==> flow/design.v <==
module memory_controller( CLK_48MHZ,RESET,SRAM_STATUS,READ_CMD, GEIG_DATA, MAG_DATA
,READ_ADDRESS,READ_CHIP_SELECT,WRITE_ADDRESS,WRITE_CHIP_SELECT
,NEXT_READ,NEXT_WRITE,DATA_OUT,ADDRESS_OUT,CHIP_SELECT,CMD_OUT);
input CLK_48MHZ,RESET,SRAM_STATUS, READ_CMD;
input [79:0] GEIG_DATA;
input [79:0] MAG_DATA;
output [17:0] READ_ADDRESS;
output READ_CHIP_SELECT;
output [17:0] WRITE_ADDRESS;
output WRITE_CHIP_SELECT;
output NEXT_READ, NEXT_WRITE;
output [15:0] DATA_OUT;
output [17:0] ADDRESS_OUT;
output CHIP_SELECT;
output [1:0] CMD_OUT;
reg [79:0] geig_prev;
reg [79:0] geig_buffer;
parameter new_geig_cmd =2'b01;
parameter num_geig_cycles = 5;
reg [79:0] mag_prev;
reg [79:0] mag_buffer;
parameter new_mag_cmd =2'b10;
parameter num_mag_cycles = 5;
reg [79:0] data_buffer;
reg read_prev;
parameter new_read_cmd = 2'b11;
reg [7:0] schedule;
reg [2:0] num_cycles;
reg [2:0] write_count;
reg busy_hold;
reg next_write;
reg next_read;
reg [17:0] address_out;
reg chip_select;
reg [15:0] data_out;
reg [1:0] cmd_out;
assign NEXT_WRITE = next_write;
assign NEXT_READ = next_read;
assign CMD_OUT = cmd_out;
assign ADDRESS_OUT=address_out;
assign CHIP_SELECT=chip_select;
assign DATA_OUT = data_out;
reg [17:0] r_address;
reg r_chip_select;
reg [17:0] w_address;
reg w_chip_select;
assign READ_ADDRESS = r_address;
assign READ_CHIP_SELECT = r_chip_select;
assign WRITE_ADDRESS = w_address;
assign WRITE_CHIP_SELECT = w_chip_select;
always @(posedge CLK_48MHZ or negedge RESET)
begin
if (RESET==1'b0) begin
    schedule = 8'b00000000;
    busy_hold = 1'b0;
    write_count=4'b0000;
    next_write<=0;
    next_read<=0;
    cmd_out<=2'b00;
    num_cycles=0;
    address_out<=17'b0;
    chip_select<=1'b0;
    data_out<=0;
    mag_prev=80'b0;
    geig_prev=80'b0;
    geig_buffer=80'b0;
    mag_buffer=80'b0;
    data_buffer=80'b0;
    read_prev=1'b0;
    r_address<=18'b0;
    r_chip_select<=1'b0;
    w_address<=18'b0;
    w_chip_select<=1'b0;
end else begin
if (schedule[1:0] ==2'b00) begin
    schedule=schedule>>2;
end
if (geig_prev!=GEIG_DATA) begin
    geig_buffer = GEIG_DATA;
    geig_prev = GEIG_DATA;
    if (schedule[1:0] == 2'b00) begin
        schedule[1:0] = new_geig_cmd;
    end else if (schedule[3:2] ==2'b00) begin
        schedule[3:2] = new_geig_cmd;
    end else if (schedule[5:4] == 2'b00) begin
        schedule[5:4] = new_geig_cmd;
    end else begin
        schedule[7:6] = new_geig_cmd;
    end
end else begin
    geig_prev= GEIG_DATA;
end
if (mag_prev!=MAG_DATA) begin
    mag_buffer = MAG_DATA;
    mag_prev = MAG_DATA;
    if (schedule[1:0] == 2'b00) begin
        schedule[1:0] = new_mag_cmd;
    end else if (schedule[3:2] ==2'b00) begin
        schedule[3:2] = new_mag_cmd;
    end else if (schedule[5:4] == 2'b00) begin
        schedule[5:4] = new_mag_cmd;
    end else begin
        schedule[7:6] = new_mag_cmd;
    end
end else begin
    mag_prev=MAG_DATA;
end
if ((READ_CMD ==1'b1) && (read_prev ==1'b0) && (RESET==1'b1))begin
    read_prev=READ_CMD;
    if (schedule[1:0] == 2'b00) begin
        schedule[1:0] = new_read_cmd;
    end else if (schedule[3:2] ==2'b00) begin
        schedule[3:2] = new_read_cmd;
    end else if (schedule[5:4] == 2'b00) begin
        schedule[5:4] = new_read_cmd;
    end else begin
        schedule[7:6] = new_read_cmd;
    end
end else begin
    read_prev = READ_CMD;
end
if (((schedule[1:0] == new_geig_cmd) || (schedule[1:0] == new_mag_cmd)) && (RESET==1'b1)) begin
    if ((schedule[1:0] == new_geig_cmd) && (write_count==0)) begin
        num_cycles=num_geig_cycles;
        data_buffer[79:0] = geig_buffer;
    end else if ((schedule[1:0] == new_mag_cmd) && (write_count==0)) begin
        num_cycles = num_mag_cycles;
        data_buffer[79:0]=mag_buffer;
    end
    if (write_count<num_cycles) begin
        if ((busy_hold==1) && (SRAM_STATUS==1)) begin
            cmd_out<=2'b00;
        end
        if ((busy_hold==1'b1)&&(SRAM_STATUS==1'b0)) begin
            next_write<=1'b1;
            if (next_write==1'b0) begin
                if (w_address == 18'b111111111111111111) begin
                    w_address <= 18'b000000000000000000;
                    w_chip_select <= !w_chip_select;
                end else begin
                    w_address <= w_address+1;
                end
            end
            data_buffer = data_buffer >>16;
            busy_hold=1'b0;
            write_count=write_count+1;
        end else if ((SRAM_STATUS==1'b0) && (busy_hold==0)) begin
            next_write<=1'b0;
            cmd_out<=2'b10;
            address_out<=WRITE_ADDRESS;
            chip_select<=WRITE_CHIP_SELECT;
            data_out<=data_buffer[15:0];
            busy_hold=1'b1;
        end
    end else if (write_count==num_cycles) begin
        write_count=0;
        schedule=schedule>>2;
    end
end else if ((schedule[1:0]==new_read_cmd) && (RESET==1'b1)) begin
    if (READ_ADDRESS == WRITE_ADDRESS) begin 
        schedule=schedule>>2;
    end else begin
        if ((SRAM_STATUS==1'b1) && (busy_hold==1)) begin
            cmd_out<=2'b00;
        end    
        if ((SRAM_STATUS==1'b0) && (busy_hold==1)) begin
            next_read<=1'b1;
            if (next_read==1'b0) begin
                if (r_address == 18'b111111111111111111) begin
                    r_address <= 18'b000000000000000000;
                    r_chip_select <= !r_chip_select;
                end else begin
                    r_address <= r_address+1;
                end
            end
            busy_hold=0;
            schedule=schedule>>2;
        end else if ((SRAM_STATUS==1'b0) && (busy_hold==0)) begin
            next_read<=1'b0;
            cmd_out<=2'b01;
            address_out<=READ_ADDRESS;
            chip_select<=READ_CHIP_SELECT;
            busy_hold=1'b1;
        end
    end
end
end  
end
endmodule
module sram_interface(CLK_48MHZ,RESET,ADDRESS_IN,DATA_IN,CMD_IN, CHIP_SELECT,
SRAM_D_IN, SRAM_D_OUT, SRAM_D_OE,
SRAM_A0,SRAM_A1,SRAM_A2,SRAM_A3,SRAM_A4,SRAM_A5,SRAM_A6,SRAM_A7,SRAM_A8,SRAM_A9,SRAM_A10,SRAM_A11,
SRAM_A12,SRAM_A13, SRAM_A14, SRAM_A15, SRAM_A16, SRAM_A17,
SRAM_SRBS0,SRAM_SRBS1,SRAM_SRBS2,SRAM_SRBS3,SRAM_CE,SRAM_WE,SRAM_OE,
STATUS,DATA_READ);
input CLK_48MHZ, RESET;
input [17:0] ADDRESS_IN;
input CHIP_SELECT;
input [15:0] DATA_IN;
input [1:0] CMD_IN;
output SRAM_A0,SRAM_A1,SRAM_A2,SRAM_A3,SRAM_A4,SRAM_A5,SRAM_A6,SRAM_A7,SRAM_A8,SRAM_A9,SRAM_A10,SRAM_A11,
SRAM_A12, SRAM_A13, SRAM_A14, SRAM_A15, SRAM_A16, SRAM_A17;
output SRAM_SRBS0,SRAM_SRBS1,SRAM_SRBS2,SRAM_SRBS3,SRAM_CE,SRAM_WE,SRAM_OE;
output STATUS;
output [15:0] DATA_READ;
input [31:0] SRAM_D_IN;
output [15:0] SRAM_D_OUT;
output SRAM_D_OE;
wire SRAM_D0,SRAM_D1,SRAM_D2,SRAM_D3,SRAM_D4,SRAM_D5,SRAM_D6,SRAM_D7,SRAM_D8,SRAM_D9,SRAM_D10,SRAM_D11,
SRAM_D12,SRAM_D13,SRAM_D14,SRAM_D15,SRAM_D16,SRAM_D17,SRAM_D18,SRAM_D19,SRAM_D20,SRAM_D21,SRAM_D22,SRAM_D23,
SRAM_D24,SRAM_D25,SRAM_D26,SRAM_D27,SRAM_D28,SRAM_D29,SRAM_D30,SRAM_D31;
assign {SRAM_D31,SRAM_D30,SRAM_D29,SRAM_D28,SRAM_D27,SRAM_D26,SRAM_D25,SRAM_D24,
        SRAM_D23,SRAM_D22,SRAM_D21,SRAM_D20,SRAM_D19,SRAM_D18,SRAM_D17,SRAM_D16,
        SRAM_D15,SRAM_D14,SRAM_D13,SRAM_D12,SRAM_D11,SRAM_D10,SRAM_D9,SRAM_D8,
        SRAM_D7,SRAM_D6,SRAM_D5,SRAM_D4,SRAM_D3,SRAM_D2,SRAM_D1,SRAM_D0} = SRAM_D_IN;
reg [15:0] dout;     
reg [15:0] dread;    
reg [17:0] address;  
reg ce,we,oe,srbs0,srbs1,srbs2,srbs3;    
reg weVAL;                   
reg busy;                    
reg write_cycle;             
reg [3:0] write_counter;     
reg read_cycle;              
reg [3:0] read_counter;      
assign SRAM_A0 = address[0];
assign SRAM_A1 = address[1];
assign SRAM_A2 = address[2];
assign SRAM_A3 = address[3];
assign SRAM_A4 = address[4];
assign SRAM_A5 = address[5];
assign SRAM_A6 = address[6];
assign SRAM_A7 = address[7];
assign SRAM_A8 = address[8];
assign SRAM_A9 = address[9];
assign SRAM_A10 = address[10];
assign SRAM_A11 = address[11];
assign SRAM_A12 = address[12];
assign SRAM_A13 = address[13];
assign SRAM_A14 = address[14];
assign SRAM_A15 = address[15];
assign SRAM_A16 = address[16];
assign SRAM_A17 = address[17];
assign SRAM_D_OUT = dout;
assign SRAM_D_OE = weVAL;
assign DATA_READ[0] = dread[0];
assign DATA_READ[1] = dread[1];
assign DATA_READ[2] = dread[2];
assign DATA_READ[3] = dread[3];
assign DATA_READ[4] = dread[4];
assign DATA_READ[5] = dread[5];
assign DATA_READ[6] = dread[6];
assign DATA_READ[7] = dread[7];
assign DATA_READ[8] = dread[8];
assign DATA_READ[9] = dread[9];
assign DATA_READ[10] = dread[10];
assign DATA_READ[11] = dread[11];
assign DATA_READ[12] = dread[12];
assign DATA_READ[13] = dread[13];
assign DATA_READ[14] = dread[14];
assign DATA_READ[15] = dread[15];
assign SRAM_CE = ce;
assign SRAM_WE = we;
assign SRAM_OE = oe;
assign SRAM_SRBS0 = srbs0;
assign SRAM_SRBS1 = srbs1;
assign SRAM_SRBS2 = srbs2;
assign SRAM_SRBS3 = srbs3;
assign STATUS=busy;
always @(negedge CLK_48MHZ or negedge RESET)
begin
if (RESET==1'b0) begin
    dout = 16'b0;
    dread <= 16'b0;
    address = 18'b0;
    ce = 1'b0;
    we = 1'b1;
    oe = 1'b1;
    srbs0 = 1'b1;
    srbs1 = 1'b1;
    srbs2 = 1'b1;
    srbs3 = 1'b1;
    weVAL = 1'b0;
    write_cycle =1'b0;
    write_counter = 4'b0;
    read_counter = 4'b0;
    read_cycle = 1'b0;
    busy = 1'b0;
end else begin
    if (busy==0) begin
        if (CMD_IN==2) begin
            write_cycle=1;
        end else if (CMD_IN==1) begin
            read_cycle=1;
        end
    end
    if (write_cycle==1'b1) begin
        if (write_counter==0) begin
            busy=1'b1;
            address = ADDRESS_IN;
            if (CHIP_SELECT==1'b0) begin
                srbs0=1'b0;
                srbs1=1'b0;
                srbs2=1'b1;
                srbs3=1'b1;
            end else begin
                srbs0=1'b1;
                srbs1=1'b1;
                srbs2=1'b0;
                srbs3=1'b0;
            end
            oe=1'b1;
            we=1'b0;
            ce=1'b0;
            weVAL=1'b1;
            dout=DATA_IN;
            write_counter=write_counter+1;
        end else if (write_counter==1) begin
            srbs0=1'b1;
            srbs1=1'b1;
            srbs2=1'b1;
            srbs3=1'b1;
            oe=1'b1;
            we=1'b1;
            ce=1'b0;
            weVAL=1'b0;
            write_counter=0;
            write_cycle=1'b0;
            busy=1'b0;
        end
    end  
    if (read_cycle==1'b1) begin
        if (read_counter==0) begin
            busy=1'b1;
            address = ADDRESS_IN;  
            ce=1'b0;
            oe=1'b0;
            we=1'b1;
            if (CHIP_SELECT==1'b0) begin
                srbs0=1'b0;
                srbs1=1'b0;
                srbs2=1'b1;
                srbs3=1'b1;
            end else begin
                srbs0=1'b1;
                srbs1=1'b1;
                srbs2=1'b0;
                srbs3=1'b0;
            end
            read_counter=read_counter+1;
        end else if (read_counter==1) begin
            if (CHIP_SELECT==1'b0) begin
                dread[0]<=SRAM_D0;
                dread[1]<=SRAM_D1;
                dread[2]<=SRAM_D2;
                dread[3]<=SRAM_D3;
                dread[4]<=SRAM_D4;
                dread[5]<=SRAM_D5;
                dread[6]<=SRAM_D6;
                dread[7]<=SRAM_D7;
                dread[8]<=SRAM_D8;
                dread[9]<=SRAM_D9;
                dread[10]<=SRAM_D10;
                dread[11]<=SRAM_D11;
                dread[12]<=SRAM_D12;
                dread[13]<=SRAM_D13;
                dread[14]<=SRAM_D14;
                dread[15]<=SRAM_D15;
            end else begin
                dread[0]<=SRAM_D16;
                dread[1]<=SRAM_D17;
                dread[2]<=SRAM_D18;
                dread[3]<=SRAM_D19;
                dread[4]<=SRAM_D20;
                dread[5]<=SRAM_D21;
                dread[6]<=SRAM_D22;
                dread[7]<=SRAM_D23;
                dread[8]<=SRAM_D24;
                dread[9]<=SRAM_D25;
                dread[10]<=SRAM_D26;
                dread[11]<=SRAM_D27;
                dread[12]<=SRAM_D28;
                dread[13]<=SRAM_D29;
                dread[14]<=SRAM_D30;
                dread[15]<=SRAM_D31;
            end
            read_counter=read_counter+1;
        end else if (read_counter == 2) begin
            oe=1'b1;
            we=1'b1;
            srbs0=1'b1;
            srbs1=1'b1;
            srbs2=1'b1;
            srbs3=1'b1;
            ce=1'b0;
            read_cycle=1'b0;
            read_counter=0;
            busy=1'b0;
        end
    end  
end  
end  
endmodule
module sram_logger(
    input         CLK_48MHZ,
    input         RESET,           
    input         READ_CMD,
    input  [79:0] GEIG_DATA,
    input  [79:0] MAG_DATA,
    input  [31:0] SRAM_D_IN,
    output [17:0] SRAM_A,
    output [3:0]  SRAM_SRBS,
    output        SRAM_CE,
    output        SRAM_WE,
    output        SRAM_OE,
    output [15:0] SRAM_D_OUT,
    output        SRAM_D_OE,
    output [15:0] DATA_READ,
    output [17:0] W_ADDRESS,
    output        W_CHIP_SELECT,
    output [17:0] R_ADDRESS,
    output        R_CHIP_SELECT
);
wire        sram_status;
wire        chip_select;
wire [15:0] data_out;
wire [17:0] address_out;
wire [1:0]  cmd_out;
memory_controller memory_controller_0(
    .CLK_48MHZ         ( CLK_48MHZ ),
    .RESET             ( RESET ),
    .SRAM_STATUS       ( sram_status ),
    .READ_CMD          ( READ_CMD ),
    .GEIG_DATA         ( GEIG_DATA ),
    .MAG_DATA          ( MAG_DATA ),
    .READ_ADDRESS      ( R_ADDRESS ),
    .READ_CHIP_SELECT  ( R_CHIP_SELECT ),
    .WRITE_ADDRESS     ( W_ADDRESS ),
    .WRITE_CHIP_SELECT ( W_CHIP_SELECT ),
    .NEXT_READ         ( ),
    .NEXT_WRITE        ( ),
    .DATA_OUT          ( data_out ),
    .ADDRESS_OUT       ( address_out ),
    .CHIP_SELECT       ( chip_select ),
    .CMD_OUT           ( cmd_out )
);
sram_interface sram_interface_0(
    .CLK_48MHZ   ( CLK_48MHZ ),
    .RESET       ( RESET ),
    .ADDRESS_IN  ( address_out ),
    .DATA_IN     ( data_out ),
    .CMD_IN      ( cmd_out ),
    .CHIP_SELECT ( chip_select ),
    .SRAM_D_IN   ( SRAM_D_IN ),
    .SRAM_D_OUT  ( SRAM_D_OUT ),
    .SRAM_D_OE   ( SRAM_D_OE ),
    .SRAM_A0 ( SRAM_A[0] ),   .SRAM_A1 ( SRAM_A[1] ),   .SRAM_A2 ( SRAM_A[2] ),
    .SRAM_A3 ( SRAM_A[3] ),   .SRAM_A4 ( SRAM_A[4] ),   .SRAM_A5 ( SRAM_A[5] ),
    .SRAM_A6 ( SRAM_A[6] ),   .SRAM_A7 ( SRAM_A[7] ),   .SRAM_A8 ( SRAM_A[8] ),
    .SRAM_A9 ( SRAM_A[9] ),   .SRAM_A10 ( SRAM_A[10] ), .SRAM_A11 ( SRAM_A[11] ),
    .SRAM_A12 ( SRAM_A[12] ), .SRAM_A13 ( SRAM_A[13] ), .SRAM_A14 ( SRAM_A[14] ),
    .SRAM_A15 ( SRAM_A[15] ), .SRAM_A16 ( SRAM_A[16] ), .SRAM_A17 ( SRAM_A[17] ),
    .SRAM_SRBS0 ( SRAM_SRBS[0] ), .SRAM_SRBS1 ( SRAM_SRBS[1] ),
    .SRAM_SRBS2 ( SRAM_SRBS[2] ), .SRAM_SRBS3 ( SRAM_SRBS[3] ),
    .SRAM_CE ( SRAM_CE ),
    .SRAM_WE ( SRAM_WE ),
    .SRAM_OE ( SRAM_OE ),
    .STATUS  ( sram_status ),
    .DATA_READ ( DATA_READ )
);
endmodule
## Tool chain data of sram_logger

What the tools print for sram_logger, step after step.
Line numbers count from 1 in the design file above.
Operators: Yosys type, input widths -> output width; for muxes data width and select width s.
Library cell names are shortened.
A cell with - has no value.

- Top: sram_logger
- Clock input: CLK_48MHZ
- Standard-cell library: sky130hd
- Timing corner: tt_025C_1v80

## Word-level counts

Yosys after proc, flatten, opt, wreduce and memory -nomap, before mapping. Memory bits, and registers merged into a memory's read port (data or address), are not among the register bits. Print and check cells are not counted. Equal cells are merged and count once.

- Input bits: 195
- Output and inout port bits: 96
- Register bits after elaboration: 562

- Magnitude comparators: 1
- Eq/ne operators: 17
- Reduce/logical cells: 44
- Multiplexer cells: 172
- Add/subtract/negate cells: 5
- Bitwise gates (word level): 9

Operators by type and width:

| cell | count |
|---|---|
| $mux 80 | 6 |
| $mux 18 | 14 |
| $ne 80x80->1 | 2 |
| $mux 1 | 104 |
| $mux 8 | 10 |
| $mux 2 | 21 |
| $add 18x1->18 const B | 2 |
| $eq 18x18->1 const B | 2 |
| $mux 4 | 8 |
| $logic_not 2->1 | 10 |
| $eq 18x18->1 | 1 |
| $mux 6 | 3 |
| $mux 3 | 6 |
| $reduce_and 5->1 | 3 |
| $reduce_and 3->1 | 4 |
| $reduce_and 4->1 | 3 |
| $logic_and 1x1->1 | 9 |
| $not 1->1 | 9 |
| $reduce_bool 2->1 | 4 |
| $add 4x1->4 const B | 2 |
| $eq 4x1->1 const B | 2 |
| $logic_not 4->1 | 2 |
| $eq 2x2->1 const B | 3 |
| $reduce_and 2->1 | 3 |
| $reduce_and 6->1 | 1 |
| $eq 2x1->1 const B | 2 |
| $ne 2x2->1 const B | 2 |
| $eq 4x2->1 const B | 1 |

Not listed: further kinds 8, cells in them 9.

## Logic depth

Longest topological path by Yosys (ltp), each cell counted once; first at word level (registers and memories cut), then after technology mapping (sequential cells cut; the memories' decode and read muxes count).

- Depth after elaboration: 26
- ABC_AREA: 1
- Mapped depth: 36
- Mapped depth without buffers: 34

## Synthesis result

Yosys stat after the flow's synthesis: flattened, memories mapped to cells. It holds for the ABC_AREA given above (unset counts as 0); a run with the other value may have another netlist.
Totals and module areas in this step are rounded.

- Mapped flip-flops: 560
- Mapped cells: 3198
- Buffers: 145
- Area of sequential cells: 14020 um^2
- Cell area after synthesis: 26590 um^2

Cells by type:

| cell | count |
|---|---|
| dfrtp_1 | 491 |
| nand2_1 | 1172 |
| dfrtn_1 | 63 |
| inv_1 | 307 |
| o21ai_2 | 117 |
| o21ai_0 | 188 |
| nor2_1 | 193 |
| xnor2_1 | 70 |
| nand3_1 | 113 |
| nand2_2 | 57 |
| ha_1 | 21 |
| o21ai_1 | 48 |
| clkbuf_1 | 56 |
| buf_4 | 27 |
| mux2_2 | 18 |
| xor2_1 | 19 |
| dfstp_2 | 6 |
| buf_12 | 7 |

Other cell types: 36; their cells: 225.

Appendix: measured runs

Module sram_logger, platform sky130hd: 5 stored runs of the flow (Yosys, OpenROAD) with differing settings, in no particular order. Input and output delays are each 20% of the period that was set; the output load is 0.01 pF.
"reached clock period" means the clock period less the worst setup slack. The figure is calculated, with input and output delays left at 20% of the set period.
"time of the worst setup path" = time allowed to the worst setup path (clock period - input delay - output delay, where it has them) - its slack; a late launch clock adds to it, a late capture clock takes from it.
"total power after layout": no workload was simulated; the value follows from the tool's default switching activity.
Results are given in rounded form.
Settings: -- = not set for that run.
A result given as -- is not shown for that run.

| setting or result | stored run 1 | stored run 2 | stored run 3 | stored run 4 | stored run 5 |
|---|---|---|---|---|---|
| ABC_AREA | 1 | -- | -- | -- | 0 |
| CAP_MARGIN | 0 | 20 | 20 | 20 | 20 |
| CELL_PAD_IN_SITES_GLOBAL_PLACEMENT | 2 | -- | 2 | -- | -- |
| CORE_ASPECT_RATIO | 1.4 | -- | 0.74 | -- | -- |
| CORE_MARGIN | 3 | 2 | 2 | 2 | 2 |
| CORE_UTILIZATION | 54 | 40 | 27 | 40 | 57 |
| CTS_CLUSTER_SIZE | 54 | -- | -- | -- | -- |
| GPL_TIMING_DRIVEN | 1 | -- | 0 | -- | -- |
| HOLD_SLACK_MARGIN | 0.1 | -- | -- | -- | -- |
| MAX_ROUTING_LAYER | met4 | -- | -- | -- | met5 |
| PLACE_DENSITY | 0.52 | -- | -- | -- | 0.9 |
| SETUP_SLACK_MARGIN | 2.24 | -- | -0.49 | 0.96 | -- |
| SLEW_MARGIN | 10 | 20 | 20 | 20 | 35 |
| TNS_END_PERCENT | 90 | 90 | 100 | -- | 90 |
| period_ns | 7.65 | 10.0 | 14.8 | 8.69 | 4.96 |
| MIN_ROUTING_LAYER | -- | met2 | -- | -- | met1 |
| PLACE_DENSITY_LB_ADDON | -- | -- | 0.23 | -- | -- |
| time of the worst setup path (ns) | -- | -- | -- | -- | 4.06 |
| worst setup path kind | -- | -- | -- | -- | input to register |
| total negative slack on setup checks (ns) | -- | 0.000 | 0.000 | 0.000 | -0.358 |
| reached clock period (ns) | -- | -- | -- | -- | 5.048 |
| total power after layout (mW) | -- | 5.027 | 3.507 | 5.700 | 10.02 |
| utilization in the final report | -- | 0.49 | 0.346 | 0.49 | 0.775 |
| worst-case hold slack (ns) | -- | 0.334 | 0.404 | 0.327 | 0.339 |
| standard-cell area after layout (um^2) | -- | 30810 | 32170 | 30830 | 34110 |
| total die area (um^2) | -- | 65420 | 96400 | 65420 | 46180 |
| worst setup slack after layout (ns) | -- | 1.276 | 2.592 | 1.004 | -0.088 |
| chip area after synthesis (Yosys) (um^2) | -- | 25350 | 25350 | 25350 | 25350 |

Stored run 1: no results, placement failed with GPL-0301
